==> flow/design.v <==
module tb_dp #(
    parameter BHT_ENTERIES    = 128,
    parameter BTB_ENTERIES    = 32,
    parameter INSTR_SIZE_BYTE = 4
) 
(
    clk,
    rst_n,
    in_fetch_pc,
    in_fetch_nop,
    in_exe_pc,
    in_exe_nop,
    in_exe_branch_taken,
    in_exe_branch_offset,
    out_pc_offset,
    out_fetch_branch_taken
);
input clk;
input rst_n;
input in_fetch_nop;
input [INSTR_SIZE_BYTE*8-1 :0] in_fetch_pc;
input in_exe_nop;
input [INSTR_SIZE_BYTE*8-1 :0] in_exe_pc;
input in_exe_branch_taken;
input [INSTR_SIZE_BYTE*8-1 :0] in_exe_branch_offset;
output [INSTR_SIZE_BYTE*8-1 :0] out_pc_offset;
output out_fetch_branch_taken;
reg [1:0] bht_entry [0:BHT_ENTERIES-1];
reg [INSTR_SIZE_BYTE*8-1 :0] btb_entry [0:BTB_ENTERIES-1];
reg [24:0] btb_tag [0:BTB_ENTERIES-1];
assign out_pc_offset = btb_entry[in_fetch_pc[6:2]];
assign out_fetch_branch_taken = bht_entry[in_fetch_pc[8:2]][1]&&(btb_tag[in_fetch_pc[6:2]]==in_fetch_pc[31:7]);
always@(posedge clk or negedge rst_n) begin
    if(rst_n) begin
        if(!in_exe_nop) begin
            if(in_exe_branch_taken) begin
                bht_entry[in_exe_pc[8:2]]  <= (bht_entry[in_exe_pc[8:2]]==2'b11) ? bht_entry[in_exe_pc[8:2]] : bht_entry[in_exe_pc[8:2]] + 1'b1   ;
                btb_entry[in_exe_pc[6:2]]  <=  in_exe_branch_offset;
                btb_tag[in_exe_pc[6:2]]    <=  in_exe_pc[31:7];
            end
            else if(!in_exe_branch_taken) begin
                bht_entry[in_exe_pc[8:2]]  <= (bht_entry[in_exe_pc[8:2]]==2'b00) ? bht_entry[in_exe_pc[8:2]] : bht_entry[in_exe_pc[8:2]] - 1'b1   ;
            end
        end
    end
    else if(!rst_n) begin
        bht_entry[0]  <=   0 ;bht_entry[1]  <=   0 ;bht_entry[2]  <=   0 ;bht_entry[3]  <=   0 ;bht_entry[4]  <=   0 ;bht_entry[5]  <=   0 ;bht_entry[6]  <=   0 ;bht_entry[7]  <=   0 ;bht_entry[8]  <=   0 ;bht_entry[9]  <=   0 ;
        bht_entry[10]  <=   0 ;bht_entry[11]  <=   0 ;bht_entry[12]  <=   0 ;bht_entry[13]  <=   0 ;bht_entry[14]  <=   0 ;bht_entry[15]  <=   0 ;bht_entry[16]  <=   0 ;bht_entry[17]  <=   0 ;bht_entry[18]  <=   0 ;bht_entry[19]  <=   0 ;
        bht_entry[20]  <=   0 ;bht_entry[21]  <=   0 ;bht_entry[22]  <=   0 ;bht_entry[23]  <=   0 ;bht_entry[24]  <=   0 ;bht_entry[25]  <=   0 ;bht_entry[26]  <=   0 ;bht_entry[27]  <=   0 ;bht_entry[28]  <=   0 ;bht_entry[29]  <=   0 ;
        bht_entry[30]  <=   0 ;bht_entry[31]  <=   0 ;bht_entry[32]  <=   0 ;bht_entry[33]  <=   0 ;bht_entry[34]  <=   0 ;bht_entry[35]  <=   0 ;bht_entry[36]  <=   0 ;bht_entry[37]  <=   0 ;bht_entry[38]  <=   0 ;bht_entry[39]  <=   0 ;
        bht_entry[40]  <=   0 ;bht_entry[41]  <=   0 ;bht_entry[42]  <=   0 ;bht_entry[43]  <=   0 ;bht_entry[44]  <=   0 ;bht_entry[45]  <=   0 ;bht_entry[46]  <=   0 ;bht_entry[47]  <=   0 ;bht_entry[48]  <=   0 ;bht_entry[49]  <=   0 ;
        bht_entry[50]  <=   0 ;bht_entry[51]  <=   0 ;bht_entry[52]  <=   0 ;bht_entry[53]  <=   0 ;bht_entry[54]  <=   0 ;bht_entry[55]  <=   0 ;bht_entry[56]  <=   0 ;bht_entry[57]  <=   0 ;bht_entry[58]  <=   0 ;bht_entry[59]  <=   0 ;
        bht_entry[60]  <=   0 ;bht_entry[61]  <=   0 ;bht_entry[62]  <=   0 ;bht_entry[63]  <=   0 ;bht_entry[64]  <=   0 ;bht_entry[65]  <=   0 ;bht_entry[66]  <=   0 ;bht_entry[67]  <=   0 ;bht_entry[68]  <=   0 ;bht_entry[69]  <=   0 ;
        bht_entry[70]  <=   0 ;bht_entry[71]  <=   0 ;bht_entry[72]  <=   0 ;bht_entry[73]  <=   0 ;bht_entry[74]  <=   0 ;bht_entry[75]  <=   0 ;bht_entry[76]  <=   0 ;bht_entry[77]  <=   0 ;bht_entry[78]  <=   0 ;bht_entry[79]  <=   0 ;
        bht_entry[80]  <=   0 ;bht_entry[81]  <=   0 ;bht_entry[82]  <=   0 ;bht_entry[83]  <=   0 ;bht_entry[84]  <=   0 ;bht_entry[85]  <=   0 ;bht_entry[86]  <=   0 ;bht_entry[87]  <=   0 ;bht_entry[88]  <=   0 ;bht_entry[89]  <=   0 ;
        bht_entry[90]  <=   0 ;bht_entry[91]  <=   0 ;bht_entry[92]  <=   0 ;bht_entry[93]  <=   0 ;bht_entry[94]  <=   0 ;bht_entry[95]  <=   0 ;bht_entry[96]  <=   0 ;bht_entry[97]  <=   0 ;bht_entry[98]  <=   0 ;bht_entry[99]  <=   0 ;
        bht_entry[100]  <=   0 ;bht_entry[101]  <=   0 ;bht_entry[102]  <=   0 ;bht_entry[103]  <=   0 ;bht_entry[104]  <=   0 ;bht_entry[105]  <=   0 ;bht_entry[106]  <=   0 ;bht_entry[107]  <=   0 ;bht_entry[108]  <=   0 ;bht_entry[109]  <=   0 ;
        bht_entry[110]  <=   0 ;bht_entry[111]  <=   0 ;bht_entry[112]  <=   0 ;bht_entry[113]  <=   0 ;bht_entry[114]  <=   0 ;bht_entry[115]  <=   0 ;bht_entry[116]  <=   0 ;bht_entry[117]  <=   0 ;bht_entry[118]  <=   0 ;bht_entry[119]  <=   0 ;
        bht_entry[120]  <=   0 ;bht_entry[121]  <=   0 ;bht_entry[122]  <=   0 ;bht_entry[123]  <=   0 ;bht_entry[124]  <=   0 ;bht_entry[125]  <=   0 ;bht_entry[126]  <=   0 ;bht_entry[127]  <=   0 ;
        btb_entry[0]  <=   0;
        btb_tag[0]    <=   0;
        btb_entry[1]  <=   0;
        btb_tag[1]    <=   0;
        btb_entry[2]  <=   0;
        btb_tag[2]    <=   0;
        btb_entry[3]  <=   0;
        btb_tag[3]    <=   0;
        btb_entry[4]  <=   0;
        btb_tag[4]    <=   0;
        btb_entry[5]  <=   0;
        btb_tag[5]    <=   0;
        btb_entry[6]  <=   0;
        btb_tag[6]    <=   0;
        btb_entry[7]  <=   0;
        btb_tag[7]    <=   0;
        btb_entry[8]  <=   0;
        btb_tag[8]    <=   0;
        btb_entry[9]  <=   0;
        btb_tag[9]    <=   0;
        btb_entry[10]  <=   0;
        btb_tag[10]    <=   0;
        btb_entry[11]  <=   0;
        btb_tag[11]    <=   0;
        btb_entry[12]  <=   0;
        btb_tag[12]    <=   0;
        btb_entry[13]  <=   0;
        btb_tag[13]    <=   0;
        btb_entry[14]  <=   0;
        btb_tag[14]    <=   0;
        btb_entry[15]  <=   0;
        btb_tag[15]    <=   0;
        btb_entry[16]  <=   0;
        btb_tag[16]    <=   0;
        btb_entry[17]  <=   0;
        btb_tag[17]    <=   0;
        btb_entry[18]  <=   0;
        btb_tag[18]    <=   0;
        btb_entry[19]  <=   0;
        btb_tag[19]    <=   0;
        btb_entry[20]  <=   0;
        btb_tag[20]    <=   0;
        btb_entry[21]  <=   0;
        btb_tag[21]    <=   0;
        btb_entry[22]  <=   0;
        btb_tag[22]    <=   0;
        btb_entry[23]  <=   0;
        btb_tag[23]    <=   0;
        btb_entry[24]  <=   0;
        btb_tag[24]    <=   0;
        btb_entry[25]  <=   0;
        btb_tag[25]    <=   0;
        btb_entry[26]  <=   0;
        btb_tag[26]    <=   0;
        btb_entry[27]  <=   0;
        btb_tag[27]    <=   0;
        btb_entry[28]  <=   0;
        btb_tag[28]    <=   0;
        btb_entry[29]  <=   0;
        btb_tag[29]    <=   0;
        btb_entry[30]  <=   0;
        btb_tag[30]    <=   0;
        btb_entry[31]  <=   0;
        btb_tag[31]    <=   0;
    end
end
endmodule
Step by step through the tools: tb_dp. The steps from the RTL of tb_dp to its reports follow in flow order. Lines are those of the file above, counted from 1. The mark -- stands for no value.

Top: tb_dp. Clock port: clk. Library: sky130hd. Library corner: tt_025C_1v80.

After elaboration. Counts by Yosys on the flattened word-level netlist (proc, flatten, opt, wreduce). Print and check cells are left out. Cells with the same type and inputs are merged into one.

For word-level cells the number is 1074. The entry for input bits reads 101. The figure for register bits after elaboration is 2080.

Reductions and logical operators: 166. Equal/unequal tests: 318. The figure for add/subtract/negate cells is 2. The figure for bitwise operators is 1. For mux-type cells the number is 395.

Operators by type and width (count): 32-bit case mux with 32-bit select (1); 7-bit == test (second input constant) (128); 25-bit case mux with 32-bit select (1); 2-bit two-way mux (390); 2-bit case mux with 128-bit select (2); 7-bit by 6-bit == test with 1-bit output (second input constant) (64); 2-bit AND reduction (128); 2-bit case mux with 127-bit select (1); 7-bit by 5-bit == test with 1-bit output (second input constant) (32); 5-bit == test (second input constant) (32); 7-bit by 4-bit == test with 1-bit output (second input constant) (16); 3-bit AND reduction (32); 5-bit by 4-bit == test with 1-bit output (second input constant) (16); 7-bit by 3-bit == test with 1-bit output (second input constant) (8); 5-bit by 3-bit == test with 1-bit output (second input constant) (8); 7-bit by 2-bit == test with 1-bit output (second input constant) (4); 25-bit == test (1); 5-bit by 2-bit == test with 1-bit output (second input constant) (4); 7-bit by 1-bit == test with 1-bit output (second input constant) (2); 7-bit zero test (2); 5-bit by 1-bit == test with 1-bit output (second input constant) (2); 5-bit zero test (2); 2-bit by 1-bit adder with 2-bit output (second input constant) (1); 2-bit by 1-bit subtractor with 2-bit output (second input constant) (1); 2-bit == test (second input constant) (1); 2-bit zero test (1); 1-bit logical AND (1); 1-bit inverter (1).

Longest topological paths. Longest topological path by Yosys (ltp), each cell counted once; first at word level (registers and memories cut), then after technology mapping (sequential cells cut; the memories' decode and read muxes count).

Depth after elaboration: 8. The figure for ABC_AREA is 0. For mapped depth the number is 15. Mapped depth without buffers: 9.

Netlist. Yosys stat after the flow's synthesis: flattened, memories mapped to cells. It holds for the ABC_AREA given above (unset counts as 0); a run with the other value may have another netlist. The area totals of this step are shown rounded.

The figure for flip-flop cells is 2080. The figure for synthesis area is 93120 um^2. The entry for mapped cells reads 7590. The figure for buffer cells is 713.

Cell types: sky130_fd_sc_hd__dfrtp_1 (count 2080, total area 5.2E+04 um^2); sky130_fd_sc_hd__mux2_2 (count 1827, total area 2.06E+04 um^2); sky130_fd_sc_hd__a22oi_1 (count 702, total area 5.27E+03 um^2); sky130_fd_sc_hd__nand2_1 (count 669, total area 2.51E+03 um^2); sky130_fd_sc_hd__o21ai_0 (count 310, total area 1.55E+03 um^2); sky130_fd_sc_hd__clkbuf_1 (count 362, total area 1.36E+03 um^2); sky130_fd_sc_hd__buf_1 (count 253, total area 949.661 um^2); sky130_fd_sc_hd__nand3_1 (count 169, total area 845.811 um^2); sky130_fd_sc_hd__and3_1 (count 126, total area 788.256 um^2); sky130_fd_sc_hd__nand4_1 (count 103, total area 644.368 um^2); sky130_fd_sc_hd__nor2_1 (count 144, total area 540.518 um^2); sky130_fd_sc_hd__a21oi_1 (count 107, total area 535.514 um^2); sky130_fd_sc_hd__mux2i_1 (count 44, total area 440.422 um^2); sky130_fd_sc_hd__nor4_1 (count 68, total area 425.408 um^2); sky130_fd_sc_hd__a2111oi_0 (count 43, total area 376.611 um^2); sky130_fd_sc_hd__buf_2 (count 74, total area 370.355 um^2); sky130_fd_sc_hd__a22o_1 (count 40, total area 350.336 um^2); sky130_fd_sc_hd__a221oi_1 (count 37, total area 324.061 um^2).

Other cell types: 65; their cells: 432.

Worst setup path after synthesis. OpenSTA on the mapped netlist: ideal clock, no wires. The path of least setup slack (recovery checks aside). Input and output delay are each 20% of the period. Register names are those of the netlist, which keeps one name where synthesis merged equal registers.

Kind: in2out. Start point: in in_fetch_pc[4]. End point: out out_fetch_branch_taken. The figure for arrival time is 4.704 ns. For period the number is 10.0 ns. The figure for path delay is 2.704 ns. For data required time the number is 8.000 ns. The entry for slack reads 3.296 ns. For stages the number is 11. For output delay the number is 2.000 ns. Period reached after synthesis: 6.704 ns.

"path delay" is the arrival time less input delay plus setup time. At an output port there is no setup time. "stages": output pins that drive a net of the path, with the launching flip-flop's if there is one; two outputs of one cell count as two. "period reached after synthesis" = period - worst setup slack (recovery checks aside). The figure is calculated, with input and output delays left at 20% of the set period. The rows between start and end are the longest chain of elaborated cells between them; the timing report does not say that the signal goes this way. Where chains are equally long, one stands for them. A line is the first line of the expression or statement that the cell stems from. Yosys adds cells for indexed reads and writes and turns some case tables into memories.

Cells stage by stage: sky130_fd_sc_hd__buf_6 sky130_fd_sc_hd__or3b_2 sky130_fd_sc_hd__nor2_1 sky130_fd_sc_hd__clkbuf_1 sky130_fd_sc_hd__clkbuf_1 sky130_fd_sc_hd__a222oi_1 sky130_fd_sc_hd__nand4_1 sky130_fd_sc_hd__o22ai_1 sky130_fd_sc_hd__xnor2_1 sky130_fd_sc_hd__or4_1 sky130_fd_sc_hd__nor4_1. For cells in the longest elaborated chain the number is 4. Under elaborated cells between the ends (all ways) stands 164. Classes of those cells: eq/ne (159); mux (2); reduce/logical (3).

Ends and longest elaborated chain, post-synthesis: start: declaration (RTL line 21) `input [INSTR_SIZE_BYTE*8-1 :0] in_fetch_pc;`; 5-bit == test (RTL line 32) `assign out_fetch_branch_taken = bht_entry[in_fetch_pc[8:2]][1]&&(btb_tag[in_fetch_pc[6:2]]==in_fetch_pc[31:7]) ...`; 25-bit case mux with 32-bit select (RTL line 32); 25-bit == test (RTL line 32); 1-bit logical AND (RTL line 32); end: declaration (RTL line 27) `output out_fetch_branch_taken;`.

Timing after layout. Path of least setup slack in the final report of flow run 1 (OpenROAD, finished layout, wires in). Where an end is a register, its clock arrival counts in the times.

Kind: in2out. Start point: in in_fetch_pc[6]. End point: out out_fetch_branch_taken. The entry for slack reads 0.09 ns. The figure for arrival time is 6.79 ns. For output delay the number is 1.72 ns. For stages the number is 16. For period the number is 8.6 ns. For data required time the number is 6.88 ns.

The rows between start and end are the longest chain of elaborated cells between them; the timing report does not say that the signal goes this way. Where chains are equally long, one stands for them.

Cells stage by stage: sky130_fd_sc_hd__buf_2 sky130_fd_sc_hd__buf_4 sky130_fd_sc_hd__nand3b_4 sky130_fd_sc_hd__nor2_4 sky130_fd_sc_hd__buf_4 sky130_fd_sc_hd__buf_4 sky130_fd_sc_hd__a22oi_1 sky130_fd_sc_hd__nand2_1 sky130_fd_sc_hd__a221oi_1 sky130_fd_sc_hd__a31oi_1 sky130_fd_sc_hd__buf_4 sky130_fd_sc_hd__xor2_1 sky130_fd_sc_hd__or4_1 sky130_fd_sc_hd__nor4_4 sky130_fd_sc_hd__buf_4 sky130_fd_sc_hd__clkdlybuf4s50_1. For cells in the longest elaborated chain the number is 4. Under elaborated cells between the ends (all ways) stands 164. Classes of those cells: eq/ne (159); mux (2); reduce/logical (3).

Ends and longest elaborated chain, after layout: start: declaration (RTL line 21) `input [INSTR_SIZE_BYTE*8-1 :0] in_fetch_pc;`; 5-bit == test (RTL line 32) `assign out_fetch_branch_taken = bht_entry[in_fetch_pc[8:2]][1]&&(btb_tag[in_fetch_pc[6:2]]==in_fetch_pc[31:7]) ...`; 25-bit case mux with 32-bit select (RTL line 32); 25-bit == test (RTL line 32); 1-bit logical AND (RTL line 32); end: declaration (RTL line 27) `output out_fetch_branch_taken;`.

==> runs of tb_dp <==
tb_dp through Yosys and OpenROAD on sky130hd: 3 stored runs, unordered, with their settings and measured results. The constraints put input and output delay at 20% of the set period each and load the outputs with 0.01 pF. "reached clock period" means the clock period less the worst setup slack. The figure is calculated, with input and output delays left at 20% of the set period. "time on the worst setup path" means the part of the period allowed to the worst setup path (the constraints hold back 20% at inputs and 20% at outputs) less its slack; where the path has registers, the arrival times of their clocks count too. "total power of the final layout" is the tool's figure for a default switching activity; nothing was simulated. The results are shown rounded.

Files of flow run 1:
==> flow/run.sh <==
#!/bin/bash
# the make line also repeats the synthesis and layout settings of config.mk as NAME=value (left out here)
make -C /OpenROAD-flow-scripts/flow DESIGN_CONFIG=/design/flow/config.mk WORK_HOME=/design/flow/orfs CLKGATE_MAP_FILE= finish
==> flow/config.mk <==
export PLATFORM = sky130hd
export DESIGN_NAME = tb_dp
export DESIGN_NICKNAME = tb_dp
export VERILOG_FILES = /design/flow/design.v
export SDC_FILE = /design/flow/constraint.sdc
export NUM_CORES = 4
export LEC_CHECK = 0
export CAP_MARGIN = 20
export CELL_PAD_IN_SITES_DETAIL_PLACEMENT = 2
export CORE_MARGIN = 8
export CORE_UTILIZATION = 30
export CTS_CLUSTER_DIAMETER = 152
export CTS_CLUSTER_SIZE = 90
export GPL_ROUTABILITY_DRIVEN = 1
export MAX_ROUTING_LAYER = met4
export PLACE_DENSITY_LB_ADDON = 0.29
export SLEW_MARGIN = 30
==> flow/constraint.sdc <==
create_clock -name core_clock -period 8.6 [get_ports {clk}]
set_input_delay 1.7200 -clock core_clock [delete_from_list [all_inputs] [get_ports {clk}]]
set_output_delay 1.7200 -clock core_clock [all_outputs]
set_load 0.01 [all_outputs]

Results of flow run 1. The reached clock period reads 8.514 ns. The measured final setup TNS is 0.000 ns. The setup slack of the critical path comes to 0.086 ns. For the die footprint the run shows 328,500 um^2. The time on the worst setup path comes to 5.07 ns. Worst path kind: in2out. The standard-cell area of the final layout stands at 102,200 um^2. The total power of the final layout is 0.01876 W. The Yosys chip area after synthesis reads 93,120 um^2. The final design utilization comes to 0.331.

Files of flow run 2:
==> flow/run.sh <==
#!/bin/bash
# the make line also repeats the synthesis and layout settings of config.mk as NAME=value (left out here)
make -C /OpenROAD-flow-scripts/flow DESIGN_CONFIG=/design/flow/config.mk WORK_HOME=/design/flow/orfs CLKGATE_MAP_FILE= finish
==> flow/config.mk <==
export PLATFORM = sky130hd
export DESIGN_NAME = tb_dp
export DESIGN_NICKNAME = tb_dp
export VERILOG_FILES = /design/flow/design.v
export SDC_FILE = /design/flow/constraint.sdc
export NUM_CORES = 4
export LEC_CHECK = 0
export CAP_MARGIN = 20
export CORE_MARGIN = 2
export CORE_UTILIZATION = 30
export SETUP_SLACK_MARGIN = 0.5
export SLEW_MARGIN = 20
==> flow/constraint.sdc <==
create_clock -name core_clock -period 9.57 [get_ports {clk}]
set_input_delay 1.9140 -clock core_clock [delete_from_list [all_inputs] [get_ports {clk}]]
set_output_delay 1.9140 -clock core_clock [all_outputs]
set_load 0.01 [all_outputs]

Results of flow run 2. For the die footprint the run shows 314,900 um^2. The reached clock period reads 9.011 ns. The total power of the final layout is 0.02172 W. The setup slack of the critical path comes to 0.559 ns. The time on the worst setup path comes to 5.18 ns. Worst path kind: in2out. The standard-cell area of the final layout stands at 107,200 um^2. The measured final setup TNS is 0.000 ns. The Yosys chip area after synthesis reads 93,120 um^2. The final design utilization comes to 0.347.

Files of flow run 3:
==> flow/run.sh <==
#!/bin/bash
# the make line also repeats the synthesis and layout settings of config.mk as NAME=value (left out here)
make -C /OpenROAD-flow-scripts/flow DESIGN_CONFIG=/design/flow/config.mk WORK_HOME=/design/flow/orfs CLKGATE_MAP_FILE= finish
==> flow/config.mk <==
export PLATFORM = sky130hd
export DESIGN_NAME = tb_dp
export DESIGN_NICKNAME = tb_dp
export VERILOG_FILES = /design/flow/design.v
export SDC_FILE = /design/flow/constraint.sdc
export NUM_CORES = 4
export LEC_CHECK = 0
export CAP_MARGIN = 20
export CELL_PAD_IN_SITES_DETAIL_PLACEMENT = 2
export CORE_MARGIN = 2
export CORE_UTILIZATION = 30
export CTS_CLUSTER_DIAMETER = 304
export CTS_CLUSTER_SIZE = 40
export GPL_ROUTABILITY_DRIVEN = 1
export PLACE_DENSITY_LB_ADDON = 0.29
export SETUP_SLACK_MARGIN = 0.5
export SLEW_MARGIN = 30
==> flow/constraint.sdc <==
create_clock -name core_clock -period 5.77 [get_ports {clk}]
set_input_delay 1.1540 -clock core_clock [delete_from_list [all_inputs] [get_ports {clk}]]
set_output_delay 1.1540 -clock core_clock [all_outputs]
set_load 0.01 [all_outputs]

Results of flow run 3. The reached clock period reads 5.847 ns. The measured final setup TNS is -0.077 ns. The total power of the final layout is 0.0281 W. The final design utilization comes to 0.344. The Yosys chip area after synthesis reads 93,120 um^2. The setup slack of the critical path comes to -0.077 ns. The time on the worst setup path comes to 3.54 ns. Worst path kind: in2out. For the die footprint the run shows 314,900 um^2. The standard-cell area of the final layout stands at 106,200 um^2.
